==> flow/design.v <==
`timescale 1ns / 1ps
module bcd(clk, rst, broj, desetice, jedinice);
   input clk;                                               
   input rst;                                               
   input  [7:0] broj;                                       
   output reg [3:0] desetice;                               
   output reg [3:0] jedinice;                               
   reg [15:0] shift;                                        
   reg [3:0] i;                                             
   reg [15:0] t;                                            
   always @(posedge clk)
   begin
      if (rst)
         i <= 4'd0;
      else
      begin
         t = shift;
         if (i == 0)                                        
         begin
            t[15:8] = 8'd0;
            t[7:0] = broj;
         end
         if (i < 8)                                         
         begin
            if (t[11:8] >= 5)                               
               t[11:8] = t[11:8] + 4'd3;                    
            if (t[15:12] >= 5)                              
               t[15:12] = t[15:12] + 4'd3;                  
            t = t << 1;                                     
            shift <= t;
            i <= i + 4'd1;
         end
         else                                               
         begin
            desetice <= shift[15:12];
            jedinice <= shift[11:8];
            i <= 4'd0;
         end
      end
   end
endmodule
`timescale 1ns / 1ps
module kosarka(
      input clk,                                            
      input rst,                                            
      input b0,b1,b2,b3,                                    
      input p0,p1,p2,                                       
      output a,b,c,d,e,f,g,dp,                              
      output [3:0] an                                       
    );
localparam [16:0] DIV_D = 17'd25;                           
localparam [28:0] DIV_V = 29'd500;                          
reg clkD,clkV;                                              
reg [16:0] brojacD;                                         
reg [28:0] brojacV;                                         
reg [7:0] vremeA,vremeB,rezulA,rezulB;                      
reg [3:0] displej;                                          
reg [6:0] s_seg;                                            
reg [3:0] cifra;                                            
reg stop;                                                   
wire [3:0] vremeAdesetice, vremeAjedinice, vremeBdesetice, vremeBjedinice;   
wire [3:0] rezulAdesetice, rezulAjedinice, rezulBdesetice, rezulBjedinice;   
reg stanjeB0, stanjeB1, stanjeB2, stanjeB3;                 
bcd bcd_vremeA(clk, rst, vremeA, vremeAdesetice, vremeAjedinice);
bcd bcd_vremeB(clk, rst, vremeB, vremeBdesetice, vremeBjedinice);            
bcd bcd_rezulA(clk, rst, rezulA, rezulAdesetice, rezulAjedinice);
bcd bcd_rezulB(clk, rst, rezulB, rezulBdesetice, rezulBjedinice);
wire tickD = (brojacD == DIV_D) && !clkD;                   
wire tickV = (brojacV == DIV_V) && !clkV;                   
reg n_stop, n_s0, n_s1, n_s2, n_s3;
reg [7:0] n_rezulA, n_rezulB;
reg [3:0] n_displej, n_cifra;
always @(*)
   begin
      n_stop = stop;
      n_s0 = stanjeB0; n_s1 = stanjeB1; n_s2 = stanjeB2; n_s3 = stanjeB3;
      n_rezulA = rezulA; n_rezulB = rezulB;
      n_displej = displej; n_cifra = cifra;
      if(vremeA==0 && vremeB==0)                            
         n_stop = 1'b1;                                     
      case({p2,cifra})
         5'b00111: begin n_displej = vremeBjedinice; n_cifra = 4'b1110; end
         5'b01110: begin n_displej = vremeBdesetice; n_cifra = 4'b1101; end   
         5'b01101: begin n_displej = vremeAjedinice; n_cifra = 4'b1011; end
         5'b01011: begin n_displej = vremeAdesetice; n_cifra = 4'b0111; end
         5'b10111: begin n_displej = rezulBjedinice; n_cifra = 4'b1110; end
         5'b11110: begin n_displej = rezulBdesetice; n_cifra = 4'b1101; end   
         5'b11101: begin n_displej = rezulAjedinice; n_cifra = 4'b1011; end
         5'b11011: begin n_displej = rezulAdesetice; n_cifra = 4'b0111; end
         default: ;
      endcase
      if(b0 == 1'b1)
         n_s0 = 1'b1;                                       
      if(n_s0==1'b1 && b0 == 1'b0)                          
      begin
         n_stop = ~n_stop;                                  
         n_s0 = 1'b0;
      end
      if(b1 == 1'b1)
         n_s1 = 1'b1;                                       
      if(n_s1==1'b1 && b1 == 1'b0)
      begin
         case({p1,p0})
            2'b00: n_rezulB = n_rezulB+8'd3;                
            2'b01: n_rezulB = n_rezulB-8'd3;
            2'b10: n_rezulA = n_rezulA+8'd3;
            2'b11: n_rezulA = n_rezulA-8'd3;
         endcase
         n_s1 = 1'b0;
      end
      if(b2 == 1'b1)
         n_s2 = 1'b1;                                       
      if(n_s2==1'b1 && b2 == 1'b0)
      begin
         case({p1,p0})
            2'b00: n_rezulB = n_rezulB+8'd2;                
            2'b01: n_rezulB = n_rezulB-8'd2;
            2'b10: n_rezulA = n_rezulA+8'd2;
            2'b11: n_rezulA = n_rezulA-8'd2;
         endcase
         n_s2 = 1'b0;
      end
      if(b3 == 1'b1)
         n_s3 = 1'b1;                                       
      if(n_s3==1'b1 && b3 == 1'b0)
      begin
         case({p1,p0})
            2'b00: n_rezulB = n_rezulB+8'd1;                
            2'b01: n_rezulB = n_rezulB-8'd1;
            2'b10: n_rezulA = n_rezulA+8'd1;
            2'b11: n_rezulA = n_rezulA-8'd1;
         endcase
         n_s3 = 1'b0;
      end
   end
always @(posedge clk)
   begin
      if (rst)
      begin
         clkD <= 1'b0; clkV <= 1'b0;
         brojacD <= 17'd0; brojacV <= 29'd0;
         vremeA <= 8'd40; vremeB <= 8'd0;                   
         rezulA <= 8'd0; rezulB <= 8'd0;
         displej <= 4'b0110;
         s_seg <= 7'd0;
         cifra <= 4'b1110;
         stop <= 1'b1;
         stanjeB0 <= 1'b0; stanjeB1 <= 1'b0; stanjeB2 <= 1'b0; stanjeB3 <= 1'b0;
      end
      else
      begin
         if(brojacD==DIV_D)                                 
         begin
            clkD <= ~clkD;
            brojacD <= 17'd1;
         end
         else
            brojacD <= brojacD+17'd1;
         if(brojacV==DIV_V)                                 
         begin
            clkV <= ~clkV;
            brojacV <= 29'd1;
         end
         else
            brojacV <= brojacV+29'd1;
         case(displej)
            4'd0 : s_seg <= 7'b1000000;                     
            4'd1 : s_seg <= 7'b1111001;                     
            4'd2 : s_seg <= 7'b0100100;                     
            4'd3 : s_seg <= 7'b0110000;                     
            4'd4 : s_seg <= 7'b0011001;                     
            4'd5 : s_seg <= 7'b0010010;                     
            4'd6 : s_seg <= 7'b0000010;                     
            4'd7 : s_seg <= 7'b1111000;                     
            4'd8 : s_seg <= 7'b0000000;                     
            4'd9 : s_seg <= 7'b0010000;                     
            default : s_seg <= 7'b1000000;                  
         endcase
         if (tickV)                                         
         begin
            if(stop==0)                                     
            begin
               if(vremeB==0)                                
               begin
                  vremeB <= 8'd59;                          
                  vremeA <= vremeA-8'd1;                    
               end
               else
                  vremeB <= vremeB-8'd1;
            end
         end
         if (tickD)                                         
         begin
            stop <= n_stop;
            stanjeB0 <= n_s0; stanjeB1 <= n_s1; stanjeB2 <= n_s2; stanjeB3 <= n_s3;
            rezulA <= n_rezulA; rezulB <= n_rezulB;
            displej <= n_displej;
            cifra <= n_cifra;
         end
      end
   end
assign an = cifra;
assign {g, f, e, d, c, b, a} = s_seg;                       
assign dp = 1'b1;                                           
endmodule
# Tool chain data of kosarka
# Module kosarka before and after one edit of its RTL, step after step.
# "orig" refers to lines of the RTL above, "edited" to lines of the edited file.
# "delta": "edited" minus "orig" as printed here. "change_rel_pct": 100 x difference / "orig".
# Operators carry their Yosys type and port widths (W data, S select, Z words).
# Cell names lack the library's common part.
# The mark n/a stands for no value.
# design
design	kosarka
clk_port	clk
lib	sky130hd
pvt_corner	tt_025C_1v80

# Edit of the RTL
# Unified diff, file above to edited file.
# A script made this edit. It changes what the design does and was not meant as an optimisation.
# begin of diff
@@ -200,5 +200,7 @@
       end
    end
-assign an = cifra;
+reg [3:0] an_p1;
+always @(posedge clk) an_p1 <= cifra;
+assign an = an_p1;
 assign {g, f, e, d, c, b, a} = s_seg;                       
 assign dp = 1'b1;                                           
# end of diff

# After elaboration
# Yosys after proc, flatten, opt, wreduce and memory -nomap, before mapping. Memory bits, and registers merged into a memory's read port (data or address), are not among the register bits. Print and check cells are not counted. Equal cells are merged and count once.
# Memory sizes are those after Yosys's memory passes, which may raise the word count (mostly to a power of two), join words into wider ones and drop unused or constant bits.
# classes
element	orig	edited	delta	change_rel_pct
add_sub_neg	28	28	0	0.00
multipliers	0	0	0	n/a
div_mod_pow	0	0	0	n/a
compare	12	12	0	0.00
eq_ne	13	13	0	0.00
n_shift	0	0	0	n/a
n_mux	47	47	0	0.00
logic	13	13	0	0.00
n_reduce_logical	42	42	0	0.00
# ops
cell	orig	edited	delta	change_rel_pct
$mux W8	19	19	0	0.00
$not A1 Y1	13	13	0	0.00
$mux W1	12	12	0	0.00
$reduce_or A2 Y1	12	12	0	0.00
$reduce_and A2 Y1	11	11	0	0.00
$ge A4 B3 Y1 const B	8	8	0	0.00
$logic_and A1 B1 Y1	7	7	0	0.00
$pmux W8 S3	6	6	0	0.00
$add A3 B2 Y3 const B	4	4	0	0.00
$add A4 B1 Y4 const B	4	4	0	0.00
$add A4 B2 Y4 const B	4	4	0	0.00
$add A8 B2 Y8 const B	4	4	0	0.00
$eq A5 B5 Y1 const B	4	4	0	0.00
$logic_not A4 Y1	4	4	0	0.00
$lt A4 B4 Y1 const B	4	4	0	0.00
$mux W3	4	4	0	0.00
$mux W4	4	4	0	0.00
$sub A8 B1 Y8 const B	4	4	0	0.00
$sub A8 B2 Y8 const B	4	4	0	0.00
$eq A5 B4 Y1 const B	3	3	0	0.00
$add A8 B1 Y8 const B	2	2	0	0.00
$eq A2 B2 Y1 const B	2	2	0	0.00
$logic_not A1 Y1	2	2	0	0.00
$logic_not A8 Y1	2	2	0	0.00
$add A17 B1 Y17 const B	1	1	0	0.00
$add A29 B1 Y29 const B	1	1	0	0.00
$eq A17 B5 Y1 const B	1	1	0	0.00
$eq A2 B1 Y1 const B	1	1	0	0.00
# Not every row of either side is listed.
# word_totals
element	orig	edited	delta	change_rel_pct
register_bits	201	205	4	1.99
latch_bits	0	0	0	n/a
ramBits	0	0	0	n/a
rom_bits	112	112	0	0.00
clocked_rd_ports_x_width	7	7	0	0.00
mem_count	1	1	0	0.00
inputBits	9	9	0	0.00
output_inout_bits	12	12	0	0.00
elab_cells	193	194	1	0.52
# memory_table
element	orig	edited
mem_shapes	16 x 7 bit 1R0W	16 x 7 bit 1R0W

# Depth
# Yosys ltp: most cells in a row. Word level: on the elaborated netlist, between registers, memories and ports. Mapped: between sequential cells and ports; inverters and the memories' decode and read muxes count.
# depth
element	orig	edited	delta	change_rel_pct
ltp_word	10	10	0	0.00
abc_area	0	0	n/a	n/a
depth_mapped	22	24	2	9.09
mapped_depth_nobuf	19	20	1	5.26

# Netlist
# The flow's flattened synthesis, as Yosys stat reports it; memories are mapped. The netlist is that of the ABC_AREA named above (0 if unset); the other value can give another one.
# mapped
element	orig	edited	delta	change_rel_pct
cell_count	1303	1297	-6	-0.46
yosys_area_um2	11710.0	11673.7	-36.3	-0.31
sequential_area_um2	5084.9	5165.0	80.1	1.58
ff_cells	208	212	4	1.92
buf_cells	63	62	-1	-1.59
# by_type
cell_type	orig	edited	delta	change_rel_pct
nand2_1	176	195	19	10.80
nand4_1	20	12	-8	-40.00
mux2i_1	21	14	-7	-33.33
nor3_1	46	40	-6	-13.04
a211oi_1	12	6	-6	-50.00
o21ai_0	47	42	-5	-10.64
buf_6	5	0	-5	-100.00
buf_4	3	8	5	166.67
dfxtp_1	116	120	4	3.45
nand2b_1	27	23	-4	-14.81
nor4_1	11	15	4	36.36
nand3b_1	10	6	-4	-40.00
o21a_1	5	1	-4	-80.00
o31ai_1	5	9	4	80.00
o211ai_1	4	8	4	100.00
or4_1	4	0	-4	-100.00
and4bb_2	0	4	4	n/a
a21oi_1	73	76	3	4.11
# Not every row of either side is listed.
# The figures by module come from a second, unflattened synthesis with its own total; it is not the netlist above.
# hier_totals
element	orig	edited	delta	change_rel_pct
cells_unflattened	1235	1215	-20	-1.62
hier_area_um2	11536.1	11451.0	-85.1	-0.74
# Each row is one instance without its submodules.
# modules_orig
mod	instances	cells	area_um2	seq_area_um2
kosarka	1	875	6736.5	2001.9
bcd	4	90	1199.9	770.7
# modules_edited
mod	instances	cells	area_um2	seq_area_um2
kosarka	1	855	6651.4	2082.0
bcd	4	90	1199.9	770.7

# Timing after synthesis
# Path of least setup slack by OpenSTA after synthesis, without wires, with an ideal clock, recovery checks aside; 20% of the period is set as input and as output delay. Where synthesis merged equal registers, the netlist keeps one of their names.
# synth_timing
element	orig	edited	delta	change_rel_pct
kind	input port to flip-flop	input port to flip-flop	n/a	n/a
from	input port p1	input port p1	n/a	n/a
to	register rezulB[7]	register rezulA[7]	n/a	n/a
period_ps	10000	10000	0	0.00
in_delay_ps	2000	2000	0	0.00
setup_time_ps	123	87	-36	n/a
arrival_ps	6406	6073	-333	-5.20
required_ps	9877	9913	36	0.36
path_slack_ps	3470	3840	370	n/a
path_delay_ps	4529	4160	-369	-8.15
stages	22	24	2	9.09
n_path_buf	4	4	0	0.00
period_less_setup_slack_ps	6530	6160	-370	-5.67
# "path_delay_ps" is the arrival time less input delay plus setup time.
# "stages": output pins that drive a net of the path, with the launching flip-flop's if there is one; two outputs of one cell count as two.
# "period_less_setup_slack_ps" = period - worst setup slack (recovery checks aside). The figure is calculated, with input and output delays left at 20% of the set period.
# The rows between start and end are the longest chain of elaborated cells between them; the timing report does not say that the signal goes this way. Where chains are equally long, one stands for them.
# Each line given opens the expression or statement behind the cell; cells for indexed reads and writes are added by Yosys, which also makes memories of some case tables.
# synth_via_orig
path_cell_list	buf_6 nand2b_1 buf_2 buf_1 ha_1 a21o_1 maj3_1 xnor2_1 nand2_1 xnor2_1 ha_1 clkbuf_1 nor2b_1 nand4_1 nand4b_1 o21bai_1 nand4_1 o311ai_4 or4_1 mux2i_1 mux2i_1 mux2_1
elab_chain_len	10
# synth_lines_orig
element	line	text
start: declaration	47	input p0,p1,p2,
$eq A2 B2 Y1	103	case({p1,p0})
$reduce_or A2 Y1	n/a
$pmux W8 S3	103
$mux W8	101	if(n_s1==1'b1 && b1 == 1'b0)
$sub A8 B2 Y8	117	2'b01: n_rezulB = n_rezulB-8'd2;
$pmux W8 S3	115	case({p1,p0})
$mux W8	113	if(n_s2==1'b1 && b2 == 1'b0)
$sub A8 B1 Y8	129	2'b01: n_rezulB = n_rezulB-8'd1;
$pmux W8 S3	127	case({p1,p0})
$mux W8	125	if(n_s3==1'b1 && b3 == 1'b0)
end: assignment	143	rezulA <= 8'd0; rezulB <= 8'd0;
end: assignment	196	rezulA <= n_rezulA; rezulB <= n_rezulB;
end: declaration	56	reg [7:0] vremeA,vremeB,rezulA,rezulB;
# synth_via_edited
path_cell_list	buf_4 buf_4 nand2_1 buf_2 buf_2 ha_1 a21oi_1 nor2_1 a22oi_1 nor2_1 xor2_1 ha_1 nand2_1 o21ai_0 o31ai_1 ha_1 inv_1 a221oi_1 o221ai_1 o211ai_1 nor4_1 nor4_1 o21ai_1 o31ai_1
elab_chain_len	10
# synth_lines_edited
element	line	text
start: declaration	47	input p0,p1,p2,
$eq A2 B1 Y1	103	case({p1,p0})
$reduce_or A2 Y1	n/a
$pmux W8 S3	103
$mux W8	101	if(n_s1==1'b1 && b1 == 1'b0)
$sub A8 B2 Y8	119	2'b11: n_rezulA = n_rezulA-8'd2;
$pmux W8 S3	115	case({p1,p0})
$mux W8	113	if(n_s2==1'b1 && b2 == 1'b0)
$sub A8 B1 Y8	131	2'b11: n_rezulA = n_rezulA-8'd1;
$pmux W8 S3	127	case({p1,p0})
$mux W8	125	if(n_s3==1'b1 && b3 == 1'b0)
end: assignment	143	rezulA <= 8'd0; rezulB <= 8'd0;
end: assignment	196	rezulA <= n_rezulA; rezulB <= n_rezulB;
end: declaration	56	reg [7:0] vremeA,vremeB,rezulA,rezulB;

# Worst path after layout
# Path of least setup slack in the final report of the runs of pair 1 (OpenROAD, finished layout, wires in). Where an end is a register, its clock arrival counts in the times.
# The path's times are printed in steps of 10 ps; the period is the one set.
# layout_timing
element	orig	edited	delta	change_rel_pct
kind	input port to flip-flop	input port to flip-flop	n/a	n/a
from	input port p1	input port p0	n/a	n/a
to	register rezulB[7]	register rezulA[7]	n/a	n/a
period_ps	10000	10000	0	0.00
in_delay_ps	2000	2000	0	0.00
setup_time_ps	110	80	-30	n/a
arrival_ps	7430	7680	250	3.36
required_ps	10390	10440	50	0.48
path_slack_ps	2960	2760	-200	n/a
stages	19	21	2	10.53
n_path_buf	2	1	-1	-50.00
# The rows between start and end are the longest chain of elaborated cells between them; the timing report does not say that the signal goes this way. Where chains are equally long, one stands for them.
# layout_via_orig
path_cell_list	clkdlybuf4s50_1 buf_4 nand2b_1 inv_1 maj3_1 xnor2_1 nand2_1 xnor2_1 ha_1 nor2b_1 nand4_1 nand4b_1 o21bai_1 nand4_1 o311ai_4 or4_1 mux2i_1 mux2i_1 mux2_1
elab_chain_len	10
# layout_lines_orig
element	line	text
start: declaration	47	input p0,p1,p2,
$eq A2 B2 Y1	103	case({p1,p0})
$reduce_or A2 Y1	n/a
$pmux W8 S3	103
$mux W8	101	if(n_s1==1'b1 && b1 == 1'b0)
$sub A8 B2 Y8	117	2'b01: n_rezulB = n_rezulB-8'd2;
$pmux W8 S3	115	case({p1,p0})
$mux W8	113	if(n_s2==1'b1 && b2 == 1'b0)
$sub A8 B1 Y8	129	2'b01: n_rezulB = n_rezulB-8'd1;
$pmux W8 S3	127	case({p1,p0})
$mux W8	125	if(n_s3==1'b1 && b3 == 1'b0)
end: assignment	143	rezulA <= 8'd0; rezulB <= 8'd0;
end: assignment	196	rezulA <= n_rezulA; rezulB <= n_rezulB;
end: declaration	56	reg [7:0] vremeA,vremeB,rezulA,rezulB;
# layout_via_edited
path_cell_list	clkdlybuf4s50_1 nand2_1 ha_1 a21oi_1 nor2_1 a22oi_1 nor2_1 xor2_1 ha_1 nand2_1 o21ai_0 o31ai_1 ha_1 inv_1 a221oi_1 o221ai_1 o211ai_1 nor4_1 nor4_1 o21ai_1 o31ai_1
elab_chain_len	10
# layout_lines_edited
element	line	text
start: declaration	47	input p0,p1,p2,
$eq A2 B1 Y1	103	case({p1,p0})
$reduce_or A2 Y1	n/a
$pmux W8 S3	103
$mux W8	101	if(n_s1==1'b1 && b1 == 1'b0)
$sub A8 B2 Y8	119	2'b11: n_rezulA = n_rezulA-8'd2;
$pmux W8 S3	115	case({p1,p0})
$mux W8	113	if(n_s2==1'b1 && b2 == 1'b0)
$sub A8 B1 Y8	131	2'b11: n_rezulA = n_rezulA-8'd1;
$pmux W8 S3	127	case({p1,p0})
$mux W8	125	if(n_s3==1'b1 && b3 == 1'b0)
end: assignment	143	rezulA <= 8'd0; rezulB <= 8'd0;
end: assignment	196	rezulA <= n_rezulA; rezulB <= n_rezulB;
end: declaration	56	reg [7:0] vremeA,vremeB,rezulA,rezulB;

# Layout results
# Both versions went through the flow (Yosys, OpenROAD) with the same settings in each pair. Constraints: input delay and output delay 20% of the set period each, output load 0.01 pF.
# flow_settings_pair_1
CORE_UTILIZATION	40
period_ns	10.0
CAP_MARGIN	20
CORE_MARGIN	2
SLEW_MARGIN	20
# results_pair_1
element	orig	edited	delta	change_rel_pct
synthArea_um2	11710.0	11673.7	-36.3	-0.31
die_um2	30660.0	30567.3	-92.7	-0.30
finalCellArea_um2	12977.4	12919.9	-57.5	-0.44
utilization_pct	45.1	45.0	-0.1	n/a
timing.setup.ws_ps	2963	2765	-198	n/a
setup_tns_ps	0	0	0	n/a
worst_hold_slack_ps	451	453	2	n/a
totalPower_mw	2.012	2.013	0.001	0.05
period_reached_ps	7037	7235	198	2.81
# flow_settings_pair_2
CORE_UTILIZATION	58
PLACE_DENSITY_LB_ADDON	0.19
period_ns	5.06
CAP_MARGIN	20
CORE_MARGIN	2
SLEW_MARGIN	20
# results_pair_2
element	orig	edited	delta	change_rel_pct
synthArea_um2	11710.0	11673.7	-36.3	-0.31
die_um2	21342.3	21278.1	-64.2	-0.30
finalCellArea_um2	13043.8	13251.5	207.7	1.59
utilization_pct	66.4	67.6	1.2	n/a
timing.setup.ws_ps	268	281	13	n/a
setup_tns_ps	0	0	0	n/a
worst_hold_slack_ps	451	462	11	n/a
totalPower_mw	3.653	4.039	0.386	10.57
period_reached_ps	4792	4779	-13	-0.27
# "period_reached_ps" means the clock period less the worst setup slack. The figure is calculated, with input and output delays left at 20% of the set period.
# "totalPower_mw" is the tool's figure for a default switching activity; nothing was simulated.
